==> flow/design.v <==
`timescale 1ns / 1ps
module adder(
input [7:0]PC,
input [7:0]B,
output [7:0]BrA);
assign BrA = PC + B;
endmodule
`timescale 1ns / 1ps
module alu(
           input [7:0] A,
           input [7:0] B,   
           input [3:0] FS, 
           input [2:0] sh,  
           output [7:0] F,  
           output C,  
           output N , 
           output V , 
           output Z,  
           output reg [7:0]Y         
    );
reg [7:0] outputreg ; 
reg [8:0] carryreg;
reg zeroflag;
reg overflowflag;
reg carryflag;
reg negativeflag;
parameter nop = 4'b0000;  
parameter add = 4'b0001;  
parameter sub = 4'b0010;  
parameter xor2 = 4'b0011;  
parameter or2 = 4'b0100;  
parameter logicshift_right = 4'b0101;  
parameter logicshift_left = 4'b0110;  
parameter compliment =	4'b0111;  
parameter bypass =	4'b1000;  
parameter and2 = 4'b1001;  
parameter greater_comparison = 4'b1010;  
parameter equality_comparison = 4'b1011;  
parameter not2 = 4'b1100;  
always @ (*)
begin
carryreg = 9'h0;
overflowflag = 1'b0;
case(FS)
    add:
    begin
    outputreg = A + B;  
    carryreg = A + B;
    end
    sub:
    begin
    outputreg = A + ~B + 1;  
    carryreg = A + ~B + 1;
    end
    and2:
    outputreg = A & B;  
    or2:
    outputreg = A | B;  
    xor2:
    outputreg = A ^ B;  
    bypass:
    outputreg = A;  
    not2:
    outputreg = ~A;  
    greater_comparison:
    outputreg = A>B ? 1'b0 : 1'b1 ;  
    equality_comparison:
    outputreg = A==B ? 8'h0 : 8'h1;  
    logicshift_right:
    begin
    outputreg = A >> sh;  
    carryreg = outputreg;
    end
    logicshift_left:
    begin
    outputreg = A << sh;  
    carryreg = outputreg;
    end
    compliment:
    outputreg = ~A;
    default:
    outputreg = 9'h0;
endcase
zeroflag = (outputreg == 0 )? 1'b1: 1'b0; 
negativeflag = outputreg[7]; 
carryflag = carryreg[8]; 
if (FS == 1 | FS == 2)  
   begin
   overflowflag = (negativeflag ^ carryflag) ? 1'b1 : 1'b0;
   end
Y[7:1]= 7'b0000000;
Y[0]=overflowflag;
end
assign F = outputreg[7:0];
assign N = negativeflag;
assign C = carryflag;
assign V = overflowflag;
assign Z = zeroflag;
endmodule
`timescale 1ns / 1ps
module branchpred(
input [1:0] BS,
output B_D);
assign B_D = ~(BS[0] | BS [1]);
endmodule
`timescale 1ns / 1ps
module constant_unit(
input [5:0] IM, 
input CS,
output [7:0] CU_out);
reg [7:0] constantunit;
always@(*)
begin
if (CS==0) 
begin
constantunit[5:0]=IM; 
constantunit[7:6]=2'b00; 
end
else
begin 
constantunit[5:0]=IM; 
constantunit[7]=IM[5]; 
constantunit[6]=IM[5];
end
end
assign CU_out=constantunit; 
endmodule
`timescale 1ns / 1ps
module datahazard(
input [2:0] AA,
input [2:0] BA,
input [2:0] DA,
input RW,
input MA,
input MB,
output DHS
    );
reg or_1,comp_1,comp_2,HA,HB;
always@(*)
begin    
or_1 = DA[0]|DA[1]|DA[2];
if (AA ^ DA)
    comp_1 = 1'b0;
else
    comp_1 = 1'b1;
if (BA ^ DA)
    comp_2 = 1'b0;
else
    comp_2 = 1'b1; 
HA = RW & or_1 & ~MA & comp_1;
HB = RW & or_1 & ~MB & comp_2;    
end  
assign DHS = ~(HA | HB);
endmodule
`timescale 1ns / 1ps
module initlogic(
input [1:0] BS,
input PS,
input z,
output [1:0] BS_out
);
assign BS_out = {BS[1],(BS[0]&(BS[1]|(PS ^ z)))};
endmodule
`timescale 1ns / 1ps
module instruction_decoder(
    input [16:0] instruction,
    output  RW,
    output  [2:0] DA, 
    output [1:0] MD , 
    output [1:0] BS,  
    output PS, 
    output MW, 
    output [3:0] FS, 
    output MA, 
    output MB, 
    output [2:0]AA,  
    output [2:0]BA,  
    output CS,  
    output [2:0] SH,  
    output output_write_enable,
	output input_enable
    );
parameter NOP = 5'b00000;  
parameter SUB = 5'b00001;  
parameter JML = 5'b00010;  
parameter JMP = 5'b00011;  
parameter AIU = 5'b00100;  
parameter ST  = 5'b00101;  
parameter AND = 5'b00110;  
parameter JMR = 5'b00111;  
parameter LSL = 5'b01000;  
parameter ADI = 5'b01001;  
parameter XOR = 5'b01010;  
parameter BZ  = 5'b01011;  
parameter MOV = 5'b01100;  
parameter LD  = 5'b01101;  
parameter SLT = 5'b01110;  
parameter ADD = 5'b01111;  
parameter OUT = 5'b10000;  
parameter NOT = 5'b10001;  
parameter IN  = 5'b10010;  
parameter BNZ = 5'b10011;  
parameter ORI = 5'b10100;  
parameter LSR = 5'b10101;  
reg RW_WIRE;
reg [2:0] DA_WIRE;   
reg [1:0] MD_WIRE ; 
reg [1:0] BS_WIRE;   
reg PS_WIRE ;  
reg MW_WIRE ;  
reg [3:0] FS_WIRE;  
reg MA_WIRE ;  
reg MB_WIRE ;  
reg [2:0]AA_WIRE ;  
reg [2:0]BA_WIRE ;  
reg CS_WIRE ;  
reg [2:0] SH_WIRE;
reg [4:0] opcode;
reg output_write_enable_wire;
reg input_enable_wire;
always@(*) begin
opcode = instruction[16:12]; 
case(opcode)
    NOP:begin     
    RW_WIRE = 1'b0; 
	 DA_WIRE = 3'b000; 
	 MD_WIRE = 2'b00;
	 BS_WIRE = 2'b00;
	 PS_WIRE = 1'b0;
	 MW_WIRE = 1'b0;
	 FS_WIRE = 4'b0000; 
	 MA_WIRE = 1'b0; 
	 MB_WIRE = 1'b0; 
	 AA_WIRE = 3'b000; 
	 BA_WIRE = 3'b000; 
	 CS_WIRE = 1'b0;
	 SH_WIRE=3'h0; 
	 output_write_enable_wire = 1'b0;
	 input_enable_wire = 1'b0;
    end 
    SUB:begin  
    RW_WIRE = 1'b1; 
	 DA_WIRE = instruction[11:9]; 
	 MD_WIRE = 2'b00;
	 BS_WIRE = 2'b00;
	 PS_WIRE = 1'b0;
	 MW_WIRE = 1'b0;
	 FS_WIRE = 4'b0010; 
	 MA_WIRE = 1'b0; 
	 MB_WIRE = 1'b0; 
	 AA_WIRE = instruction[8:6]; 
	 BA_WIRE = instruction[5:3]; 
	 CS_WIRE = 1'b0;
	 SH_WIRE = 3'h0; 
	 output_write_enable_wire = 1'b0; 
	 input_enable_wire = 1'b0;
    end 
    JML:begin    
    RW_WIRE = 1'b1; 
	 DA_WIRE = instruction[11:9]; 
	 MD_WIRE = 2'b00;
	 BS_WIRE = 2'b11;
	 PS_WIRE = 1'b0;
	 MW_WIRE = 1'b0 ;
	 FS_WIRE = 4'b1000; 
	 MA_WIRE = 1'b1; 
	 MB_WIRE = 1'b1; 
	 AA_WIRE = 3'b000; 
	 BA_WIRE = 3'b000; 
	 CS_WIRE = 1'b1;
	 SH_WIRE = 3'h0;
	 SH_WIRE=3'h0; 
	 output_write_enable_wire = 1'b0; 
	 input_enable_wire = 1'b0;
    end 
    JMP:begin  
    RW_WIRE = 1'b0; 
	 DA_WIRE = 3'b000; 
	 MD_WIRE = 2'b00;
	 BS_WIRE = 2'b11;
	 PS_WIRE = 1'b0;
	 MW_WIRE = 1'b0;
	 FS_WIRE = 4'b0000; 
	 MA_WIRE = 1'b0; 
	 MB_WIRE = 1'b1; 
	 AA_WIRE = 3'b000; 
	 BA_WIRE = 3'b000; 
	 CS_WIRE = 1'b1;
	 SH_WIRE = 3'h0;  
	 output_write_enable_wire = 1'b0;
	 input_enable_wire = 1'b0;	 
    end 
    AIU:begin  
    RW_WIRE = 1'b1; 
	 DA_WIRE = instruction[11:9]; 
	 MD_WIRE = 2'b00;
	 BS_WIRE = 2'b00;
	 PS_WIRE = 1'b0;
	 MW_WIRE = 1'b0;
	 FS_WIRE = 4'b0001; 
	 MA_WIRE = 1'b0; 
	 MB_WIRE = 1'b1; 
	 AA_WIRE = instruction[8:6]; 
	 BA_WIRE = 3'b000; 
	 CS_WIRE = 1'b1;
	 SH_WIRE = 3'h0; 
	 output_write_enable_wire = 1'b0; 
	 input_enable_wire = 1'b0;
    end
    ST:begin   
    RW_WIRE = 1'b0; 
	 DA_WIRE = instruction[11:9]; 
	 MD_WIRE = 2'b00;
	 BS_WIRE = 2'b00;
	 PS_WIRE = 1'b0;
	 MW_WIRE = 1'b1;
	 FS_WIRE = 4'b0000; 
	 MA_WIRE = 1'b0; 
	 MB_WIRE = 1'b0; 
	 AA_WIRE = instruction[8:6]; 
	 BA_WIRE = instruction[5:3]; 
	 CS_WIRE = 1'b0; 
	 SH_WIRE = 3'h0;
	 output_write_enable_wire = 1'b0; 
	 input_enable_wire = 1'b0;
    end 
    AND:begin   
    RW_WIRE = 1'b1; 
	 DA_WIRE = instruction[11:9]; 
	 MD_WIRE = 2'b00;
	 BS_WIRE = 2'b00;
	 PS_WIRE = 1'b0;
	 MW_WIRE = 1'b0;
	 FS_WIRE = 4'b1001; 
	 MA_WIRE = 1'b0; 
	 MB_WIRE = 1'b0; 
	 AA_WIRE = instruction[8:6]; 
	 BA_WIRE = instruction[5:3]; 
	 CS_WIRE = 1'b0; 
	 SH_WIRE = 3'h0; 
	 output_write_enable_wire = 1'b0;
	 input_enable_wire = 1'b0;
    end
    JMR:begin   
    RW_WIRE = 1'b0; 
	 DA_WIRE = 3'b000; 
	 MD_WIRE = 2'b00;
	 BS_WIRE = 2'b10;
	 PS_WIRE = 1'b0;
	 MW_WIRE = 1'b0;
	 FS_WIRE = 4'b0000; 
	 MA_WIRE = 1'b0; 
	 MB_WIRE = 1'b0; 
	 AA_WIRE = instruction[8:6]; 
	 BA_WIRE = 3'b000; 
	 CS_WIRE = 1'b0; 
	 SH_WIRE = 3'h0;
	 output_write_enable_wire = 1'b0; 
	 input_enable_wire = 1'b0;
    end 
    LSL:begin   
	 BS_WIRE = 2'b00;
	 PS_WIRE = 1'b0;
	 MW_WIRE = 1'b0;
	 AA_WIRE = instruction[8:6];
	 MA_WIRE = 1'b0;
	 FS_WIRE = 4'b0110;
	 SH_WIRE = instruction[2:0]; 
	 MD_WIRE = 2'b00;
	 RW_WIRE = 1'b1;
	 DA_WIRE = instruction[11:9];
	 MB_WIRE = 1'b0; 
	 BA_WIRE = 3'b000;           
	 CS_WIRE = 1'b0;
	 output_write_enable_wire = 1'b0;
	 input_enable_wire = 1'b0;
	 end 
    ADI:begin   
    RW_WIRE = 1'b1; 
	 DA_WIRE = instruction[11:9]; 
	 MD_WIRE = 2'b00;
	 BS_WIRE = 2'b00;
	 PS_WIRE = 1'b0;
	 MW_WIRE = 1'b0;
	 FS_WIRE = 4'b0001; 
	 MA_WIRE = 1'b0; 
	 MB_WIRE = 1'b1; 
	 AA_WIRE = instruction[8:6]; 
	 BA_WIRE = 3'b000; 
	 CS_WIRE = 1'b1;
	 SH_WIRE=3'h0;
	 output_write_enable_wire = 1'b0;  
    input_enable_wire = 1'b0;
	 end 
	 XOR:begin  
    RW_WIRE = 1'b1; 
	 DA_WIRE = instruction[11:9]; 
	 MD_WIRE = 2'b00;
	 BS_WIRE = 2'b00;
	 PS_WIRE = 1'b0;
	 MW_WIRE = 1'b0;
	 FS_WIRE = 4'b0011; 
	 MA_WIRE = 1'b0; 
	 MB_WIRE = 1'b0; 
	 AA_WIRE = instruction[8:6]; 
	 BA_WIRE = instruction[5:3]; 
	 CS_WIRE = 1'b0;
	 SH_WIRE=3'h0; 
	 output_write_enable_wire = 1'b0; 
	 input_enable_wire = 1'b0;
    end
	 BZ:begin   
    RW_WIRE = 1'b0; 
	 DA_WIRE = 3'b000; 
	 MD_WIRE = 2'b00;
	 BS_WIRE = 2'b01;
	 PS_WIRE = 1'b0;
	 MW_WIRE = 1'b0;
	 FS_WIRE = 4'b1000; 
	 MA_WIRE = 1'b0; 
	 MB_WIRE = 1'b1; 
	 AA_WIRE = instruction[8:6]; 
	 BA_WIRE = 3'b000; 
	 CS_WIRE = 1'b1;
	 SH_WIRE =3'h0;
	 output_write_enable_wire = 1'b0;  
	 input_enable_wire = 1'b0;
    end 
	 MOV:begin  
    RW_WIRE = 1'b1; 
	 DA_WIRE = instruction[11:9]; 
	 MD_WIRE = 2'b00;
	 BS_WIRE = 2'b00;
	 PS_WIRE = 1'b0;
	 MW_WIRE = 1'b0;
	 FS_WIRE = 4'b1000; 
	 MA_WIRE = 1'b0; 
	 MB_WIRE = 1'b0; 
	 AA_WIRE = instruction[8:6]; 
	 BA_WIRE = 3'b000; 
	 CS_WIRE = 1'b0;
	 SH_WIRE = 3'h0; 
	 output_write_enable_wire = 1'b0; 
    input_enable_wire = 1'b0;
	 end 
    LD:begin   
    RW_WIRE = 1'b1; 
	 DA_WIRE = instruction[11:9]; 
	 MD_WIRE = 2'b01;
	 BS_WIRE = 2'b00;
	 PS_WIRE = 1'b0;
	 MW_WIRE = 1'b0;
	 FS_WIRE = 4'b0000; 
	 MA_WIRE = 1'b0; 
	 MB_WIRE = 1'b0; 
	 AA_WIRE = instruction[8:6]; 
	 BA_WIRE = 3'b000; 
	 CS_WIRE = 1'b0;
	 SH_WIRE = 3'h0; 
	 output_write_enable_wire = 1'b0;
	 input_enable_wire = 1'b0;	 
    end
    SLT:begin  
    RW_WIRE = 1'b1; 
	 DA_WIRE = instruction[11:9]; 
	 MD_WIRE = 2'b00;
	 BS_WIRE = 2'b00;
	 PS_WIRE = 1'b0;
	 MW_WIRE = 1'b0;
	 FS_WIRE = 4'b1010; 
	 MA_WIRE = 1'b0; 
	 MB_WIRE = 1'b0; 
	 AA_WIRE = instruction[8:6]; 
	 BA_WIRE = instruction[5:3]; 
	 CS_WIRE = 1'b0;
	 SH_WIRE = 3'h0;  
	 output_write_enable_wire = 1'b0;
	 input_enable_wire = 1'b0;
    end 
	 ADD:begin  
    RW_WIRE = 1'b1; 
	 DA_WIRE = instruction[11:9]; 
	 MD_WIRE = 2'b00;
	 BS_WIRE = 2'b00;
	 PS_WIRE = 1'b0;
	 MW_WIRE = 1'b0;
	 FS_WIRE = 4'b0001; 
	 MA_WIRE = 1'b0; 
	 MB_WIRE = 1'b0; 
	 AA_WIRE = instruction[8:6]; 
	 BA_WIRE = instruction[5:3]; 
	 CS_WIRE = 1'b0;
	 SH_WIRE = 3'h0; 
	 output_write_enable_wire = 1'b0; 
	 input_enable_wire = 1'b0;
    end
	 OUT:begin   
    RW_WIRE = 1'b0; 
	 DA_WIRE = instruction[11:9]; 
	 MD_WIRE = 2'b00;
	 BS_WIRE = 2'b00;
	 PS_WIRE = 1'b0;
	 MW_WIRE = 1'b0;
	 FS_WIRE = 4'b0000; 
	 MA_WIRE = 1'b0; 
	 MB_WIRE = 1'b0; 
	 AA_WIRE = instruction[8:6]; 
	 BA_WIRE = instruction[5:3]; 
	 CS_WIRE = 1'b0;
	 SH_WIRE=3'h0; 
	 output_write_enable_wire = 1'b1; 
	 input_enable_wire = 1'b0;
    end 
    NOT:begin  
    RW_WIRE = 1'b1; 
	 DA_WIRE = instruction[11:9]; 
	 MD_WIRE = 2'b00;
	 BS_WIRE = 2'b00;
	 PS_WIRE = 1'b0;
	 MW_WIRE = 1'b0;
	 FS_WIRE = 4'b1100; 
	 MA_WIRE = 1'b0; 
	 MB_WIRE = 1'b0; 
	 AA_WIRE = instruction[8:6]; 
	 BA_WIRE = 3'b000; 
	 CS_WIRE = 1'b0;
	 SH_WIRE=3'h0; 
	 output_write_enable_wire = 1'b0; 
	 input_enable_wire = 1'b0;
    end 
    IN:begin  
    RW_WIRE = 1'b1; 
	 DA_WIRE = instruction[11:9]; 
	 MD_WIRE = 2'b10;
	 BS_WIRE = 2'b00;
	 PS_WIRE = 1'b0;
	 MW_WIRE = 1'b0;
	 FS_WIRE = 4'b0000; 
	 MA_WIRE = 1'b0; 
	 MB_WIRE = 1'b0; 
	 AA_WIRE = 3'b000;           
	 BA_WIRE = 3'b000; 
	 CS_WIRE = 1'b0;
	 SH_WIRE=3'h0; 
	 output_write_enable_wire = 1'b0; 
	 input_enable_wire = 1'b1;
    end 
	 BNZ:begin  
    RW_WIRE = 1'b0; 
	 DA_WIRE = 3'b000; 
	 MD_WIRE = 2'b00;
	 BS_WIRE = 2'b01;
	 PS_WIRE = 1'b1;
	 MW_WIRE = 1'b0;
	 FS_WIRE = 4'b1000; 
	 MA_WIRE = 1'b0; 
	 MB_WIRE = 1'b1; 
	 AA_WIRE = instruction[8:6]; 
	 BA_WIRE = 3'b000; 
	 CS_WIRE = 1'b1;
	 SH_WIRE= 3'h0; 
	 output_write_enable_wire = 1'b0; 
	 input_enable_wire = 1'b0;
    end 
	 ORI:begin   
    RW_WIRE = 1'b1; 
	 DA_WIRE = instruction[11:9]; 
	 MD_WIRE = 2'b00;
	 BS_WIRE = 2'b00;
	 PS_WIRE = 1'b0;
	 MW_WIRE = 1'b0;
	 FS_WIRE = 4'b0100; 
	 MA_WIRE = 1'b0; 
	 MB_WIRE = 1'b1; 
	 AA_WIRE = instruction[8:6]; 
	 BA_WIRE = 3'b000; 
	 CS_WIRE = 1'b0;
	 SH_WIRE=3'h0; 
	 output_write_enable_wire = 1'b0;  
	 input_enable_wire = 1'b0;
    end 
    LSR:begin   
	 BS_WIRE = 2'b00;
	 PS_WIRE = 1'b0;
	 MW_WIRE = 1'b0;
	 AA_WIRE = instruction[8:6];
	 MA_WIRE = 1'b0;
	 FS_WIRE = 4'b0101;
	 SH_WIRE = instruction[2:0]; 
	 MD_WIRE = 2'b00;
	 RW_WIRE = 1'b1;
	 DA_WIRE = instruction[11:9];
	 MB_WIRE = 1'b0; 
	 BA_WIRE = 3'b000; 
	 CS_WIRE = 1'b0;
	 output_write_enable_wire = 1'b0;
	 input_enable_wire = 1'b0;
    end 
	 default: begin
    RW_WIRE = 1'b0; 
	 DA_WIRE = 3'b000; 
	 MD_WIRE = 2'b00;
	 BS_WIRE = 2'b00;
	 PS_WIRE = 1'b0;
	 MW_WIRE = 1'b0;
	 FS_WIRE = 4'b0000; 
	 MA_WIRE = 1'b0; 
	 MB_WIRE = 1'b0; 
	 AA_WIRE = 3'b000; 
	 BA_WIRE = 3'b000; 
	 CS_WIRE = 1'b0;
	 SH_WIRE=3'h0;
	 output_write_enable_wire = 1'b0;
	 input_enable_wire = 1'b0;
	 end
    endcase
end
assign RW = RW_WIRE;
assign DA = DA_WIRE;
assign MD = MD_WIRE;
assign BS = BS_WIRE;
assign PS = PS_WIRE;
assign MW = MW_WIRE;
assign FS = FS_WIRE;
assign MA = MA_WIRE;
assign MB = MB_WIRE;
assign AA = AA_WIRE;
assign BA = BA_WIRE;
assign CS = CS_WIRE;
assign SH = SH_WIRE;
assign output_write_enable = output_write_enable_wire;
assign input_enable = input_enable_wire;
endmodule
`timescale 1ns / 1ps
module mux_a(PC,a_data,A,MA);
input [7:0]PC;
input [7:0]a_data;
input MA;
output reg [7:0]A;
always @ (*)
begin
	if(MA)
		A = PC;
	else
		A = a_data;
end
endmodule
`timescale 1ns / 1ps
module mux_b(
input MB,  
input [7:0]constantunit_out,   
input [7:0]register_b,  
output [7:0]mux_b_out   
);
reg [7:0]mux_b;   
always@(*)
begin
if (MB)
    mux_b = constantunit_out;
else
    mux_b = register_b;
end
assign mux_b_out = mux_b ;
endmodule
`timescale 1ns / 1ps
module mux_c(
input [1:0] BS_out,  
input [7:0] PC_value,   
input [7:0] RAA,  
input [7:0] BrA,
output [7:0] PC_out
);
parameter PC = 2'b00;
parameter jump = 2'b10;
reg [7:0]mux_c;   
always@(*)
begin
case (BS_out)  
    PC:
    mux_c = PC_value;
    jump:
    mux_c = RAA;
    default:
    mux_c = BrA;
endcase
end
assign PC_out = mux_c ;
endmodule
`timescale 1ns / 1ps
module mux_d(Y,F,data_out,MD,mux_d_out
    );
input [7:0]Y;
input [7:0]F;
input [7:0]data_out;
input [1:0]MD;
output reg [7:0]mux_d_out;
always@(*)
begin
	if(MD==2'b00)
		mux_d_out=F;
	else if(MD==2'b01)
		mux_d_out=data_out;
	else if(MD==2'b10)
		mux_d_out=Y;
	else
		mux_d_out=F;
end
endmodule
`timescale 1ns / 1ps
module muxe (
input [7:0] Bus_D,
input [7:0] data_in,
input ie,
output reg [7:0]mux_e_out
);
always@(*)
begin
	if(ie)
		mux_e_out=data_in;
	else
		mux_e_out=Bus_D;
end
endmodule
module register(
	input clk,
	input [2:0] addr_a,
	input [2:0] addr_b,
	input [2:0] addr_d,
	input [7:0] data_in,
	input wr_en,
	output [7:0] data_a,
	output [7:0] data_b
	);
 reg [7:0] memblk [0:7];
 assign data_a = (addr_a == 3'b000) ? 8'b00000000 : memblk[addr_a];
 assign data_b = (addr_b == 3'b000) ? 8'b00000000 : memblk[addr_b];
always @ (negedge clk)
 begin
 if (wr_en && addr_d != 3'b000)
 memblk[addr_d] <= data_in;
 end
endmodule
`timescale 1ns / 1ps
module microP(
    input clk,
    input reset,
    output [7:0] imem_addr,
    input [16:0] imem_data,
    output [7:0] dmem_addr,
    output [7:0] dmem_wdata,
    output dmem_we,
    input [7:0] dmem_rdata,
    input [7:0] data_in,
    output out_we,
    output [7:0] data_out_col,
    output [7:0] data_out_addr
    );
reg [7:0] PC;
wire [7:0] PC_1 = PC + 8'd1;
assign imem_addr = PC;
reg [16:0] IR;
reg [7:0] PC_1_d;
wire RW_d, PS_d, MW_d, MA_d, MB_d, CS_d, OW_d, IE_d;
wire [2:0] DA_d, AA_d, BA_d, SH_d;
wire [1:0] MD_d, BS_d;
wire [3:0] FS_d;
instruction_decoder DEC(
    .instruction(IR),
    .RW(RW_d), .DA(DA_d), .MD(MD_d), .BS(BS_d), .PS(PS_d), .MW(MW_d),
    .FS(FS_d), .MA(MA_d), .MB(MB_d), .AA(AA_d), .BA(BA_d), .CS(CS_d),
    .SH(SH_d), .output_write_enable(OW_d), .input_enable(IE_d)
    );
wire [7:0] a_data, b_data, reg_d;
wire RW_w;
wire [2:0] DA_w;
register REGFILE(
    .clk(clk), .addr_a(AA_d), .addr_b(BA_d), .addr_d(DA_w),
    .data_in(reg_d), .wr_en(RW_w), .data_a(a_data), .data_b(b_data)
    );
wire [7:0] const_out, bus_a_d, bus_b_d;
constant_unit CONST(.IM(IR[5:0]), .CS(CS_d), .CU_out(const_out));
mux_a MUXA(.PC(PC_1_d), .a_data(a_data), .A(bus_a_d), .MA(MA_d));
mux_b MUXB(.MB(MB_d), .constantunit_out(const_out), .register_b(b_data), .mux_b_out(bus_b_d));
reg RW_e, PS_e, MW_e, OW_e, IE_e;
reg [2:0] DA_e, SH_e;
reg [1:0] MD_e, BS_e;
reg [3:0] FS_e;
reg [7:0] BUS_A, BUS_B, PC_2;
wire DHS;
datahazard HAZ(.AA(AA_d), .BA(BA_d), .DA(DA_e), .RW(RW_e), .MA(MA_d), .MB(MB_d), .DHS(DHS));
wire [7:0] F, Y;
wire C, N, V, Z;
alu ALU(.A(BUS_A), .B(BUS_B), .FS(FS_e), .sh(SH_e), .F(F), .C(C), .N(N), .V(V), .Z(Z), .Y(Y));
wire [7:0] BrA;
adder BRADD(.PC(PC_2), .B(BUS_B), .BrA(BrA));
wire [1:0] BS_out;
initlogic BRLOGIC(.BS(BS_e), .PS(PS_e), .z(Z), .BS_out(BS_out));
wire B_D;   
branchpred BRDET(.BS(BS_out), .B_D(B_D));
wire [7:0] next_pc;
mux_c MUXC(.BS_out(BS_out), .PC_value(PC_1), .RAA(BUS_A), .BrA(BrA), .PC_out(next_pc));
assign dmem_addr = BUS_A;
assign dmem_wdata = BUS_B;
assign dmem_we = MW_e;
assign out_we = OW_e;
assign data_out_col = BUS_A;
assign data_out_addr = BUS_B;
reg RW_w_r, IE_w;
reg [2:0] DA_w_r;
reg [1:0] MD_w;
reg [7:0] F_w, D_w, Y_w;
assign RW_w = RW_w_r;
assign DA_w = DA_w_r;
wire [7:0] bus_d;
mux_d MUXD(.Y(Y_w), .F(F_w), .data_out(D_w), .MD(MD_w), .mux_d_out(bus_d));
muxe MUXE(.Bus_D(bus_d), .data_in(data_in), .ie(IE_w), .mux_e_out(reg_d));
always @(posedge clk) begin
    if (!reset) begin
        PC <= 8'd0;
        IR <= 17'd0;
        PC_1_d <= 8'd0;
        RW_e <= 1'b0; MW_e <= 1'b0; OW_e <= 1'b0; IE_e <= 1'b0;
        BS_e <= 2'b00; PS_e <= 1'b0;
        RW_w_r <= 1'b0; IE_w <= 1'b0;
    end else begin
        RW_w_r <= RW_e;
        DA_w_r <= DA_e;
        MD_w <= MD_e;
        IE_w <= IE_e;
        F_w <= F;
        D_w <= dmem_rdata;
        Y_w <= Y;
        if (!B_D) begin
            PC <= next_pc;
            IR <= 17'd0;
            RW_e <= 1'b0; MW_e <= 1'b0; OW_e <= 1'b0; IE_e <= 1'b0;
            BS_e <= 2'b00; PS_e <= 1'b0;
        end else if (!DHS) begin
            RW_e <= 1'b0; MW_e <= 1'b0; OW_e <= 1'b0; IE_e <= 1'b0;
            BS_e <= 2'b00; PS_e <= 1'b0;
        end else begin
            PC <= next_pc;
            IR <= imem_data;
            PC_1_d <= PC_1;
            RW_e <= RW_d; MW_e <= MW_d; OW_e <= OW_d; IE_e <= IE_d;
            BS_e <= BS_d; PS_e <= PS_d;
        end
        if (B_D && DHS) begin
            DA_e <= DA_d;
            MD_e <= MD_d;
            FS_e <= FS_d;
            SH_e <= SH_d;
            BUS_A <= bus_a_d;
            BUS_B <= bus_b_d;
            PC_2 <= PC_1_d;
        end
    end
end
endmodule
# == Reports on microP ==
# What the tools print for microP, step after step.
# Line numbers count from 1 in the design file above.
# The mark - stands for no value.
# design
top_module,microP
clk_port,clk
library,sky130hd
pvt_corner,tt_025C_1v80

# == Word level ==
# Yosys after proc, flatten, opt, wreduce and memory -nomap, before mapping. Memory bits, and registers merged into a memory's read port (data or address), are not among the register bits. Print and check cells are not counted.
# Memory sizes are those after Yosys's memory passes, which may raise the word count (mostly to a power of two), join words into wider ones and drop unused or constant bits.
# word_totals
mem_bits_rw,64
out_inout_bits,42
in_bits,35
reg_bits,100
memories,1
# memory_table
name,words,width,rd,write_ports,line_no,rtl
REGFILE.memblk,8,8,2,1,734,reg [7:0] memblk [0:7];
# op_classes
eq_ne,38
muxes,36
n_cmp,1
add_sub_neg,6
logic,26
n_reduce_logical,26
shift,2
# ops
cell,count
8-bit case mux with 11-bit select,1
8-bit 2-to-1 mux,11
5-bit by 4-bit == test with 1-bit output (second input constant),8
4-bit case mux with 10-bit select,1
9-bit case mux with 4-bit select,1
5-bit == test (second input constant),6
4-bit == test (second input constant),5
5-bit by 3-bit == test with 1-bit output (second input constant),4
18-bit OR reduction,1
17-bit OR reduction,1
4-bit by 3-bit == test with 1-bit output (second input constant),4
8-bit adder,2
8-bit case mux with 2-bit select,1
1-bit 2-to-1 mux,16
15-bit OR reduction,1
7-bit OR reduction,2
2-bit OR reduction,5
5-bit by 2-bit == test with 1-bit output (second input constant),2
3-bit nonzero test,3
8-bit by 8-bit adder with 9-bit output,1
8-bit by 9-bit adder with 9-bit output,1
8-bit NOT with 9-bit output,1
9-bit by 1-bit adder with 9-bit output (second input constant),1
3-bit 2-to-1 mux,3
4-bit by 2-bit == test with 1-bit output (second input constant),2
8-bit by 1-bit adder with 8-bit output (second input constant),1
8-bit by 3-bit << shifter with 8-bit output,1
8-bit by 3-bit right shift with 8-bit output,1
# Other operator kinds: 26; their cells: 48.

# == Longest topological paths ==
# Yosys ltp: most cells in a row. Word level: on the elaborated netlist, between registers, memories and ports. Mapped: between sequential cells and ports; inverters and the memories' decode and read muxes count.
# depth
ltp_word,13
ABC_AREA,0
mapped_depth,15
mapped_depth_nobuf,13

# == Netlist ==
# Yosys stat after the flow's synthesis: flattened, memories mapped to cells. It holds for the ABC_AREA given above (unset counts as 0); a run with the other value may have another netlist.
# types
cell_type,count
sky130_fd_sc_hd__edfxtp_1,110
sky130_fd_sc_hd__dfxtp_1,52
sky130_fd_sc_hd__mux2i_1,65
sky130_fd_sc_hd__mux4_2,18
sky130_fd_sc_hd__ha_1,32
sky130_fd_sc_hd__nor2_1,91
sky130_fd_sc_hd__nand2_1,83
sky130_fd_sc_hd__a21oi_1,45
sky130_fd_sc_hd__inv_1,48
sky130_fd_sc_hd__o21ai_0,32
sky130_fd_sc_hd__clkbuf_1,40
sky130_fd_sc_hd__nand2b_1,23
sky130_fd_sc_hd__a211oi_1,18
sky130_fd_sc_hd__buf_4,16
sky130_fd_sc_hd__nor2b_1,17
sky130_fd_sc_hd__xnor2_1,12
sky130_fd_sc_hd__o31ai_1,13
sky130_fd_sc_hd__a22oi_1,10
# Other cell types: 67; their cells: 204.
# synth_totals
yosys_area_um2,9609.2
buf_cells,73
ff_cells,162
cell_count,929
# The figures by module come from a second, unflattened synthesis with its own total; it is not the netlist above.
# unflattened
hier_cells,955
area_unflattened_um2,10538.9
# Each row is one instance without its submodules.
# modules
module,n_cells,area_um2,n_inst,mod_seq_area_um2
microP,234,3654.8,1,2792.7
register,182,2808.9,1,1681.6
alu,294,2114.5,1,0.0
instruction_decoder,101,619.3,1,0.0
adder,42,331.6,1,0.0
mux_d,27,276.5,1,0.0
mux_c,26,172.7,1,0.0
mux_a,9,131.4,1,0.0
mux_b,9,131.4,1,0.0
muxe,9,131.4,1,0.0
datahazard,10,80.1,1,0.0
constant_unit,8,58.8,1,0.0
initlogic,3,23.8,1,0.0
branchpred,1,3.8,1,0.0

# Below are 5 stored runs of the flow (Yosys, OpenROAD; platform sky130hd) on microP, each with its settings and what was measured, unordered. Constraints: input delay and output delay 20% of the set period each, output load 0.01 pF.
# By "final_power_uw" is meant OpenSTA's value without simulated activity: inputs other than the clock are taken to toggle once in ten clock periods, and the tool carries that through the logic.
# Settings: -- = not set for that run.
# A result given as -- is not shown for that run.
run name,ABC_AREA,CAP_MARGIN,CELL_PAD_IN_SITES_DETAIL_PLACEMENT,CELL_PAD_IN_SITES_GLOBAL_PLACEMENT,CORE_MARGIN,CORE_UTILIZATION,CTS_CLUSTER_DIAMETER,GPL_ROUTABILITY_DRIVEN,MAX_ROUTING_LAYER,MIN_ROUTING_LAYER,PLACE_DENSITY_LB_ADDON,SETUP_SLACK_MARGIN,SLEW_MARGIN,TNS_END_PERCENT,period_ns,PLACE_DENSITY,HOLD_SLACK_MARGIN,CORE_ASPECT_RATIO,fin_hold_ws_ps,die_um2,finish.utilization_pct,final_power_uw,final_setup_ws_ps,post_synth_area_um2,setupTns_ps
stored run 1,0,25,0,1,3,25,350,1,met5,met1,0.18,-0.29,15,80,6.53,--,--,--,439,40826.2,30.6,3058,1042,9609.2,0
stored run 2,--,20,--,--,2,40,--,--,--,--,--,0.88,20,--,4.5,0.6,--,--,460,25279.4,54.6,4821,669,9609.2,0
stored run 3,1,10,1,--,2,55,--,--,met5,--,0.0,--,20,20,2.94,--,--,--,--,--,--,--,--,--,--
stored run 4,0,25,0,1,3,38,350,1,met5,met1,--,--,15,80,5.82,--,0.05,--,428,27231.6,46.4,3463,933,9609.2,0
stored run 5,1,20,--,--,5,59,--,--,--,--,--,--,20,--,5.0,--,--,1.05,425,19229.9,70.3,5759,764,9768.1,0
# Stored run 3: no results, clock tree synthesis failed with DPL-0033
